==> flow/design.v <==
module mux #(parameter N = 32)(
    input  wire [N-1:0] a,
    input  wire [N-1:0] b,
    input  wire sel,
    output reg  [N-1:0] y
);
    always @(*) begin
        y = sel ? b : a;
    end
endmodule
module Extender(
    input  [23:0] Instr,
    input  [1:0]  ImmSrc,
    output reg [31:0] ExtImm
);
    always @(*) begin
        case (ImmSrc)
            2'b00: ExtImm = {24'b0, Instr[7:0]};
            2'b01: ExtImm = {20'b0, Instr[11:0]};
            2'b10: ExtImm = {{6{Instr[23]}}, Instr, 2'b00};
            default: ExtImm = 32'b0;
        endcase
    end
endmodule
module alu (
    input  [31:0] A,   
    input  [31:0] B,    
    input  [1:0]  ALUControl,
    output reg  [31:0] Result,
    output reg         N,     
    output reg         Z,     
    output reg         C,     
    output reg         V      
);
     reg [32:0] temp;
  always @(*) begin
   temp = 33'd0;
   case( ALUControl)
    2'b00: begin
     temp = {1'b0, A} + {1'b0, B};
     Result = A+B;
    end
    2'b01: begin
     temp = {1'b0, A} - {1'b0, B};
     Result = A-B;
    end
    2'b10: begin
     Result = A & B;
    end
    2'b11: begin
     Result = A | B;
    end
   endcase
    C = ~ALUControl[1] & temp[32];
    V =  ~(A[31]^B[31]^ALUControl[0]) & (A[31]^Result[31])&~ALUControl[1];
    N =  Result[31];
    Z = (Result==0);
  end
endmodule
module Register_file(
    input         clk,
    input         WE3,           
    input  [3:0]  A1,            
    input  [3:0]  A2,            
    input  [3:0]  A3,            
    input  [31:0] R15,           
    input  [31:0] WD3,           
    output [31:0] RD1,           
    output [31:0] RD2            
);
    reg [31:0] rf[0:15];
    integer i;
    assign RD1 = (A1 == 4'd15) ? R15 : rf[A1];
    assign RD2 = (A2 == 4'd15) ? R15 : rf[A2];
    always @(posedge clk) begin
        if (WE3 && (A3 != 4'd15)) begin
            rf[A3] <= WD3;
        end
    end
endmodule
module Datapath(
    input         clk,
    input         reset,
    input         PCSrc,
    input         MemtoReg,
    input         MemWrite,
    input         ALUSrc,
    input  [1:0]  ALUControl,
    input  [1:0]  ImmSrc,
    input         RegWrite,
    input  [1:0]  RegSrc,
    input  [31:0] Instr,
    input  [31:0] ReadData,
    output [31:0] PC,
    output [31:0] ALUResult,
    output [31:0] WriteData,
    output [31:0] SrcA,
    output [31:0] SrcB,
    output [31:0] ExtImm,
    output [31:0] RD1,
    output [31:0] RD2,
    output        N,
    output        Z,
    output        C,
    output        V
);
    wire [31:0] PCNext, PCPlus4, PCPlus8;
    wire [31:0] Result;
    wire [31:0] RD;
    wire [3:0] RA1, RA2;
    reg [31:0] PCReg;
    assign PC = PCReg;
    always @(posedge clk or posedge reset) begin
        if(reset) PCReg<=0;
        else PCReg <= PCNext;
    end
    assign PCPlus4 = PC + 32'd4;
    assign PCPlus8 = PC + 32'd8;
    assign RD = Instr;
    mux #(.N(4)) muxA (
        .a(RD[19:16]),
        .b(4'b1111),
        .sel(RegSrc[0]),
        .y(RA1)
    );
    mux #(.N(4)) muxB (
        .a(RD[3:0]),
        .b(RD[15:12]),
        .sel(RegSrc[1]),
        .y(RA2)
    );
    Register_file rf (
        .clk(clk),
        .WE3(RegWrite),
        .A1(RA1),
        .A2(RA2),
        .A3(RD[15:12]),
        .R15(PCPlus8),
        .WD3(Result),
        .RD1(RD1),
        .RD2(RD2)
    );
    assign SrcA = RD1;
    assign WriteData = RD2;
    Extender ext (
        .Instr(RD[23:0]),
        .ImmSrc(ImmSrc),
        .ExtImm(ExtImm)
    );
    mux #(.N(32)) muxSrcB (
        .a(RD2),
        .b(ExtImm),
        .sel(ALUSrc),
        .y(SrcB)
    );
    alu ALU_inst (
        .A(SrcA),
        .B(SrcB),
        .ALUControl(ALUControl),
        .Result(ALUResult),
        .N(N),
        .Z(Z),
        .C(C),
        .V(V)
    );
    mux #(.N(32)) muxResult (
        .a(ALUResult),
        .b(ReadData),
        .sel(MemtoReg),
        .y(Result)
    );
    mux #(.N(32)) muxPC (
        .a(PCPlus4),
        .b(Result),
        .sel(PCSrc),
        .y(PCNext)
    );
endmodule
module Condition_Check(
  input  [3:0] Cond,
  input        N, Z, C, V,
  output reg   CondEx
);
  always @(*) begin
    case(Cond)
      4'b0000: CondEx = Z;                     
      4'b0001: CondEx = ~Z;                    
      4'b0010: CondEx = C;                     
      4'b0011: CondEx = ~C;                    
      4'b0100: CondEx = N;                     
      4'b0101: CondEx = ~N;                    
      4'b0110: CondEx = V;                     
      4'b0111: CondEx = ~V;                    
      4'b1000: CondEx = C & ~Z;                
      4'b1001: CondEx = (~C) | Z;              
      4'b1010: CondEx = ~(N ^ V);              
      4'b1011: CondEx =  (N ^ V);              
      4'b1100: CondEx = (~Z) & ~(N ^ V);       
      4'b1101: CondEx = Z | (N ^ V);           
      4'b1110: CondEx = 1'b1;                  
      default: CondEx = 1'bx;
    endcase
  end
endmodule
module Decoder (
    input  [1:0] Op,
    input  [5:0] Funct,
    input  [3:0] Rd,
    output [1:0] FlagW,
    output       PCS,
    output       RegW,
    output       MemW,
    output       MemtoReg,
    output       ALUSrc,
    output [1:0] ImmSrc,
    output [1:0] RegSrc,
    output [1:0] ALUControl
);
    reg  [9:0] controls;
    reg  [1:0] FlagW_r;
    reg  [1:0] ALUControl_r;
    wire Branch;
    wire ALUOp;
    assign FlagW      = FlagW_r;
    assign ALUControl = ALUControl_r;
    always @(*) begin
        case (Op)
            2'b00: begin
                if (Funct[5])        
                    controls = 10'b0000101001;
                else                 
                    controls = 10'b0000001001;
            end
            2'b01: begin
                if (Funct[0])        
                    controls = 10'b0001111000;
                else                 
                    controls = 10'b1001110100;
            end
            2'b10: begin
                controls = 10'b0110100010;
            end
            default: begin
                controls = 10'b0000000000;
            end
        endcase
    end
    assign { RegSrc,
             ImmSrc,
             ALUSrc,
             MemtoReg,
             RegW,
             MemW,
             Branch,
             ALUOp } = controls;
    always @(*) begin
        if (ALUOp) begin
            case (Funct[4:1])
                4'b0100: ALUControl_r = 2'b00;  
                4'b0010: ALUControl_r = 2'b01;  
                4'b0000: ALUControl_r = 2'b10;  
                4'b1100: ALUControl_r = 2'b11;  
                default: ALUControl_r = 2'b00;
            endcase
            FlagW_r[1] = Funct[0];
            FlagW_r[0] = Funct[0] &
                        ((ALUControl_r == 2'b00) |
                         (ALUControl_r == 2'b01));
        end
        else begin
            ALUControl_r = 2'b00;
            FlagW_r      = 2'b00;
        end
    end
    assign PCS = ((Rd == 4'b1111) & RegW) | Branch;
endmodule
module Control_Unit(
   input clk,
   input reset,
   input [3:0]Rd,
   input  [1:0] Op,
   input  [5:0] Funct,
   input  [3:0] Cond,
   input  N, Z, C, V,
   output         PCSrc,
   output         MemtoReg,
   output         MemWrite,
   output  [1:0]  ALUControl,
   output  [1:0]  ImmSrc,
   output         RegWrite,
   output         ALUSrc,
   output  [1:0]  RegSrc
    );
    wire PCS;
    wire RegW;
    wire MemW;
    wire CondEx;
    wire [1:0] FlagW;
    wire [1:0] FlagWrite;
    reg N_reg, Z_reg, C_reg, V_reg;
    assign FlagWrite = FlagW & {CondEx, CondEx};
   assign PCSrc = PCS & CondEx;
   assign RegWrite = RegW & CondEx;
   assign MemWrite = MemW & CondEx;
    always @(posedge clk or posedge reset) begin
    if (reset) begin
        N_reg <= 1'b0;
        Z_reg <= 1'b0;
        C_reg <= 1'b0;
        V_reg <= 1'b0;
    end else begin
        if (FlagWrite[1]) begin
            N_reg <= N;
            Z_reg <= Z;
        end
        if (FlagWrite[0]) begin
            C_reg <= C;
            V_reg <= V;
        end
    end
end
    Decoder decoder(
        .Rd(Rd),
        .Op(Op),
        .Funct(Funct),
        .PCS(PCS),
        .RegW(RegW),
        .MemW(MemW),
        .MemtoReg(MemtoReg),
        .ALUSrc(ALUSrc),
        .ImmSrc(ImmSrc),
        .RegSrc(RegSrc),
        .ALUControl(ALUControl),
        .FlagW(FlagW)
    );
    Condition_Check cond_check(
        .Cond(Cond),
        .N(N_reg), .Z(Z_reg), .C(C_reg), .V(V_reg),
        .CondEx(CondEx)
    );
endmodule
module top (
    input         clk,
    input         reset,
    output [31:0] PC,
    input  [31:0] Instr,
    output        MemWrite,
    output [31:0] DataAdr,
    output [31:0] WriteData,
    input  [31:0] ReadData
);
    wire        PCSrc;
    wire        MemtoReg;
    wire [1:0]  ALUControl;
    wire [1:0]  ImmSrc;
    wire        RegWrite;
    wire        ALUSrc;
    wire [1:0]  RegSrc;
    wire [31:0] ALUResult;
    wire [31:0] SrcA, SrcB, ExtImm;
    wire [31:0] RD1, RD2;
    wire N, Z, C, V;
    assign DataAdr = ALUResult;
    wire [3:0]  Cond;
    wire [1:0]  Op;
    wire [5:0]  Funct;
    wire [3:0]  Rd;
    Datapath datapath_inst (
        .clk(clk),
        .reset(reset),
        .PCSrc(PCSrc),
        .MemtoReg(MemtoReg),
        .MemWrite(MemWrite),
        .ALUSrc(ALUSrc),
        .ALUControl(ALUControl),
        .ImmSrc(ImmSrc),
        .RegWrite(RegWrite),
        .RegSrc(RegSrc),
        .Instr(Instr),
        .N(N), .Z(Z), .C(C), .V(V),
        .PC(PC),
        .ALUResult(ALUResult),
        .WriteData(WriteData),
        .ReadData(ReadData),
        .SrcA(SrcA),
        .SrcB(SrcB),
        .ExtImm(ExtImm),
        .RD1(RD1),
        .RD2(RD2)
    );
    assign Cond  = Instr[31:28];
    assign Op    = Instr[27:26];
    assign Funct = { Instr[25], Instr[24:21], Instr[20] };  
    assign Rd    = Instr[15:12];
    Control_Unit control_inst (
        .clk(clk),
        .reset(reset),
        .Rd(Rd),
        .Op(Op),
        .Funct(Funct),
        .Cond(Cond),
        .N(N), .Z(Z), .C(C), .V(V),
        .PCSrc(PCSrc),
        .MemtoReg(MemtoReg),
        .MemWrite(MemWrite),
        .ALUControl(ALUControl),
        .ImmSrc(ImmSrc),
        .RegWrite(RegWrite),
        .ALUSrc(ALUSrc),
        .RegSrc(RegSrc)
    );
endmodule
# --- Reports on top ---
# Tool output for the design above, in the order of the flow.
# Lines are those of the file above, counted from 1.
# Operators: Yosys type, input widths -> output width; for muxes data width and select width s.
# Cell names lack the library's common part.
inputs:
  top_module: "top"
  clock_port: "clk"
  library: "sky130hd"
  corner: "tt_025C_1v80"

# --- After elaboration ---
# Yosys after proc, flatten, opt, wreduce and memory -nomap, before mapping. Memory bits, and registers merged into a memory's read port (data or address), are not among the register bits. Print and check cells are not counted.
# Yosys's memory passes give these memory sizes; they may raise the number of words (mostly to a power of two), join words into wider ones and drop unused or constant bits.
bits:
  clocked_rd_ports_x_width: 0
  wordCells: 99
  latchBits: 0
  ramBits: 512
  ff_bits: 36
  n_memories: 1
  output_inout_bits: 97
  rom_bits: 0
  in_bits: 66
mem_list:
  columns: ["name", "size", "width", "read_ports", "write_ports", "line", "rtl"]
  rows:
  - ["datapath_inst.rf.rf", 16, 32, 2, 1, 71, "reg [31:0] rf[0:15];"]
classes:
  reduce_and_logical: 9
  mux: 22
  equal: 28
  div_mod_pow: 0
  n_shift: 0
  n_addsub: 6
  cmp: 0
  n_mul: 0
  logic: 28
op_table:
  columns: ["op", "count"]
  rows:
  - ["$mux 32", 6]
  - ["$pmux 32 s4", 1]
  - ["$pmux 33 s3", 1]
  - ["$pmux 32 s3", 1]
  - ["$eq 4x4->1 const B", 11]
  - ["$add 32x32->33", 1]
  - ["$sub 32x32->33", 1]
  - ["$add 32x3->32 const B", 1]
  - ["$add 32x32->32", 1]
  - ["$sub 32x32->32", 1]
  - ["$and 32x32->32", 1]
  - ["$or 32x32->32", 1]
  - ["$add 32x4->32 const B", 1]
  - ["$logic_not 32->1", 1]
  - ["$pmux 10 s3", 1]
  - ["$eq 4x3->1 const B", 4]
  - ["$pmux 1 s15", 1]
  - ["$eq 4x2->1 const B", 3]
  - ["$mux 4", 3]
  - ["$and 1x1->1", 10]
  - ["$mux 10", 1]
  - ["$eq 2x1->1 const B", 4]
  - ["$eq 2x2->1 const B", 4]
  - ["$logic_not 2->1", 4]
  - ["$logic_not 4->1", 2]
  - ["$not 1->1", 7]
  - ["$pmux 2 s3", 1]
  - ["$mux 6", 1]
# Not listed: further kinds 9, cells in them 18.

# --- Logic depth ---
# Depth = most cells in a row (Yosys ltp): at word level without a register or memory, in the mapped netlist without a sequential cell, where the memories' decode and read muxes count.
depth:
  ltp_word: 11
  ABC_AREA: 1
  mapped_depth: 45

# --- After synthesis ---
# The flow's flattened synthesis, as Yosys stat reports it; memories are mapped. The netlist is that of the ABC_AREA named above (0 if unset); the other value can give another one.
# The area totals of this step are shown rounded.
by_type:
  columns: ["type", "count"]
  rows:
  - ["edfxtp_1", 512]
  - ["nand2_1", 1180]
  - ["nand3_1", 507]
  - ["inv_1", 629]
  - ["o21ai_0", 393]
  - ["a21oi_1", 300]
  - ["nor2_1", 258]
  - ["dfrtp_1", 36]
  - ["ha_1", 45]
  - ["buf_2", 90]
  - ["xor2_1", 48]
  - ["clkbuf_1", 97]
  - ["o211ai_1", 32]
  - ["o221ai_1", 26]
  - ["a21boi_0", 25]
  - ["buf_4", 24]
  - ["buf_6", 16]
  - ["xnor2_1", 20]
# Other cell types: 41; their cells: 256.
mapped:
  mapped_area_um2: 35000
  flip_flops: 548
  cell_count: 4494

# --- Worst setup path after synthesis ---
# OpenSTA on the mapped netlist: ideal clock, no wires. The path of least setup slack (recovery checks aside). Input and output delay are each 20% of the period. Register names are those of the netlist, which keeps one name where synthesis merged equal registers.
synth_timing:
  kind: "input port to output port"
  from: "input port Instr[27]"
  to: "output port DataAdr[26]"
  path_delay_ps: 4025
  input_delay_ps: 2200
  path_stages: 35
  tclk_ps: 11000
  arrival_time_ps: 6225
  setup_slack_ps: 2575
  t_required_ps: 8800
  period_less_setup_slack_ps: 8425
# "path_delay_ps" = arrival - input delay + setup time.
# At an output port there is no setup time.
# "path_stages" counts driving pins, that of a launching flip-flop among them; a cell with two outputs on the path counts twice.
# "period_less_setup_slack_ps" is the clock period less the worst setup slack; recovery checks do not enter. This is arithmetic on one report: input and output delays are still those of the set period (20% each).
# Between the ends stands the longest chain of elaborated cells between them, by number of cells; it is not shown to be the way that was timed. Of several equally long chains one is given.
# Each line given opens the expression or statement behind the cell; cells for indexed reads and writes are added by Yosys, which also makes memories of some case tables.
# The chain passes a memory read, where the word-level depth is cut; so it can be longer than that depth.
synth_via:
  path_cell_list: "inv_1 -> ha_1 -> nand3_2 -> buf_8 -> o21ai_2 -> buf_2 -> buf_2 -> o21ai_0 -> o21ai_0 -> nand2_1 -> nand3_1 -> nand3_1 -> nand2_1 -> inv_1 -> ha_1 -> inv_1 -> nor2_1 -> nand3_1 -> inv_1 -> a21oi_1 -> xor2_1 -> inv_1 -> ha_1 -> nand2_1 -> nor2_1 -> inv_1 -> nor3_1 -> nand3_1 -> nand3_1 -> nand2_1 -> nand2_1 -> a21oi_1 -> o21a_1 -> a21oi_1 -> inv_1"
  elab_chain_cells: 8
  cone_cells: 27
  lines_between: 12
synth_lines:
  columns: ["item", "line", "rtl"]
  rows:
  - ["start, declared", 346, "input  [31:0] Instr,"]
  - ["$eq 2x2->1", 227, "case (Op)"]
  - ["$pmux 10 s3", 227, null]
  - ["$mux 4", 8, "y = sel ? b : a;"]
  - ["$mem_v2 16x32", 71, "reg [31:0] rf[0:15];"]
  - ["$mux 32", 74, "assign RD2 = (A2 == 4'd15) ? R15 : rf[A2];"]
  - ["$mux 32", 8, null]
  - ["$sub 32x32->32", 45, "Result = A-B;"]
  - ["$pmux 32 s4", 38, "case( ALUControl)"]
  - ["end, declared", 348, "output [31:0] DataAdr,"]

# --- Worst path after layout ---
# Path of least setup slack in the final report of entry B (OpenROAD, finished layout, wires in). Where an end is a register, its clock arrival counts in the times.
# The path's times are printed in steps of 10 ps; the period is the one set.
layout_timing:
  kind: "input port to output port"
  from: "input port Instr[22]"
  to: "output port DataAdr[23]"
  input_delay_ps: 2980
  setup_slack_ps: 3810
  arrival_time_ps: 8110
  tclk_ps: 14900
  path_stages: 28
  t_required_ps: 11920
# Between the ends stands the longest chain of elaborated cells between them, by number of cells; it is not shown to be the way that was timed. Of several equally long chains one is given.
layout_via:
  path_cell_list: "clkdlybuf4s50_1 -> or2_2 -> nor2_1 -> a31oi_1 -> nor2_1 -> buf_4 -> inv_1 -> nor2_1 -> buf_4 -> clkinvlp_4 -> nand2_1 -> o21ai_0 -> xnor2_1 -> ha_1 -> nand2_1 -> o21ai_0 -> nand2_1 -> o211ai_1 -> buf_4 -> nand2_1 -> nand2_4 -> a21o_1 -> nand2_1 -> nand2_1 -> nor2_1 -> a21oi_2 -> inv_1 -> dlygate4sd2_1"
  elab_chain_cells: 6
  cone_cells: 11
  lines_between: 3
layout_lines:
  columns: ["item", "line", "rtl"]
  rows:
  - ["start, declared", 346, "input  [31:0] Instr,"]
  - ["$eq 4x4->1", 258, "case (Funct[4:1])"]
  - ["$pmux 2 s3", 258, null]
  - ["$mux 2 x2", 257, "if (ALUOp) begin"]
  - ["$eq 2x2->1", 38, "case( ALUControl)"]
  - ["$pmux 32 s4", 38, null]
  - ["end, declared", 348, "output [31:0] DataAdr,"]

==> results <==
Record of 3 stored runs of the RTL-to-layout flow on top, platform sky130hd. The runs are unordered. Constraints: input delay and output delay 20% of the set period each, output load 0.01 pF.
By "timing.achieved_period_ps" is meant the clock period of the run minus its worst setup slack. This is arithmetic on one report: input and output delays are still those of the set period (20% each).
"timing.worst_path_ps" means the part of the period allowed to the worst setup path (the constraints hold back 20% at inputs and 20% at outputs) less its slack; where the path has registers, the arrival times of their clocks count too.
"total_power_uw": no workload was simulated; the value follows from the tool's default switching activity.
"timing.worst_path_ps" is known to 10 ps.
Results are given in rounded form.

--- entry A ---
==> flow/run.sh <==
#!/bin/bash
# the make line also repeats the synthesis and layout settings of config.mk as NAME=value (left out here)
make -C /OpenROAD-flow-scripts/flow DESIGN_CONFIG=/design/flow/config.mk WORK_HOME=/design/flow/orfs CLKGATE_MAP_FILE= finish
==> flow/config.mk <==
export PLATFORM = sky130hd
export DESIGN_NAME = top
export DESIGN_NICKNAME = top
export VERILOG_FILES = /design/flow/design.v
export SDC_FILE = /design/flow/constraint.sdc
export NUM_CORES = 4
export LEC_CHECK = 0
export ABC_AREA = 1
export CAP_MARGIN = 20
export CELL_PAD_IN_SITES_DETAIL_PLACEMENT = 2
export CORE_MARGIN = 6
export CORE_UTILIZATION = 40
export HOLD_SLACK_MARGIN = 0.13
export SETUP_SLACK_MARGIN = 5
export SLEW_MARGIN = 20
==> flow/constraint.sdc <==
create_clock -name core_clock -period 16.7 [get_ports {clk}]
set_input_delay 3.3400 -clock core_clock [delete_from_list [all_inputs] [get_ports {clk}]]
set_output_delay 3.3400 -clock core_clock [all_outputs]
set_load 0.01 [all_outputs]

==> results, as YAML <==
outcome: "no final report: routing broke off with GRT-0116"

--- entry B ---
==> flow/run.sh <==
#!/bin/bash
# the make line also repeats the synthesis and layout settings of config.mk as NAME=value (left out here)
make -C /OpenROAD-flow-scripts/flow DESIGN_CONFIG=/design/flow/config.mk WORK_HOME=/design/flow/orfs CLKGATE_MAP_FILE= finish
==> flow/config.mk <==
export PLATFORM = sky130hd
export DESIGN_NAME = top
export DESIGN_NICKNAME = top
export VERILOG_FILES = /design/flow/design.v
export SDC_FILE = /design/flow/constraint.sdc
export NUM_CORES = 4
export LEC_CHECK = 0
export ABC_AREA = 1
export CAP_MARGIN = 15
export CELL_PAD_IN_SITES_GLOBAL_PLACEMENT = 3
export CORE_ASPECT_RATIO = 1.94
export CORE_MARGIN = 3
export CORE_UTILIZATION = 40
export CTS_CLUSTER_SIZE = 18
export SETUP_SLACK_MARGIN = 3.74
export SLEW_MARGIN = 30
==> flow/constraint.sdc <==
create_clock -name core_clock -period 14.9 [get_ports {clk}]
set_input_delay 2.9800 -clock core_clock [delete_from_list [all_inputs] [get_ports {clk}]]
set_output_delay 2.9800 -clock core_clock [all_outputs]
set_load 0.01 [all_outputs]

==> results, as YAML <==
results:
  timing.achieved_period_ps: 11092
  worst_hold_slack_ps: 590
  final_util_frac: 0.5
  total_negative_slack_ps: 0
  final_setup_ws_ps: 3800
  total_power_uw: 6000
  timing.worst_path_ps: 5130
  worst_path_kind: "input port to output port"
  cell_area_final_um2: 43000
  final_die_area_um2: 91000
  synth_area_um2: 35000

--- entry C ---
==> flow/run.sh <==
#!/bin/bash
# the make line also repeats the synthesis and layout settings of config.mk as NAME=value (left out here)
make -C /OpenROAD-flow-scripts/flow DESIGN_CONFIG=/design/flow/config.mk WORK_HOME=/design/flow/orfs CLKGATE_MAP_FILE= finish
==> flow/config.mk <==
export PLATFORM = sky130hd
export DESIGN_NAME = top
export DESIGN_NICKNAME = top
export VERILOG_FILES = /design/flow/design.v
export SDC_FILE = /design/flow/constraint.sdc
export NUM_CORES = 4
export LEC_CHECK = 0
export ABC_AREA = 1
export CAP_MARGIN = 20
export CELL_PAD_IN_SITES_DETAIL_PLACEMENT = 2
export CELL_PAD_IN_SITES_GLOBAL_PLACEMENT = 3
export CORE_ASPECT_RATIO = 0.78
export CORE_MARGIN = 2
export CORE_UTILIZATION = 50
export PLACE_DENSITY_LB_ADDON = 0.25
export SLEW_MARGIN = 10
==> flow/constraint.sdc <==
create_clock -name core_clock -period 13.1 [get_ports {clk}]
set_input_delay 2.6200 -clock core_clock [delete_from_list [all_inputs] [get_ports {clk}]]
set_output_delay 2.6200 -clock core_clock [all_outputs]
set_load 0.01 [all_outputs]

==> results, as YAML <==
outcome: "no final report: placement broke off with FLW-0024"
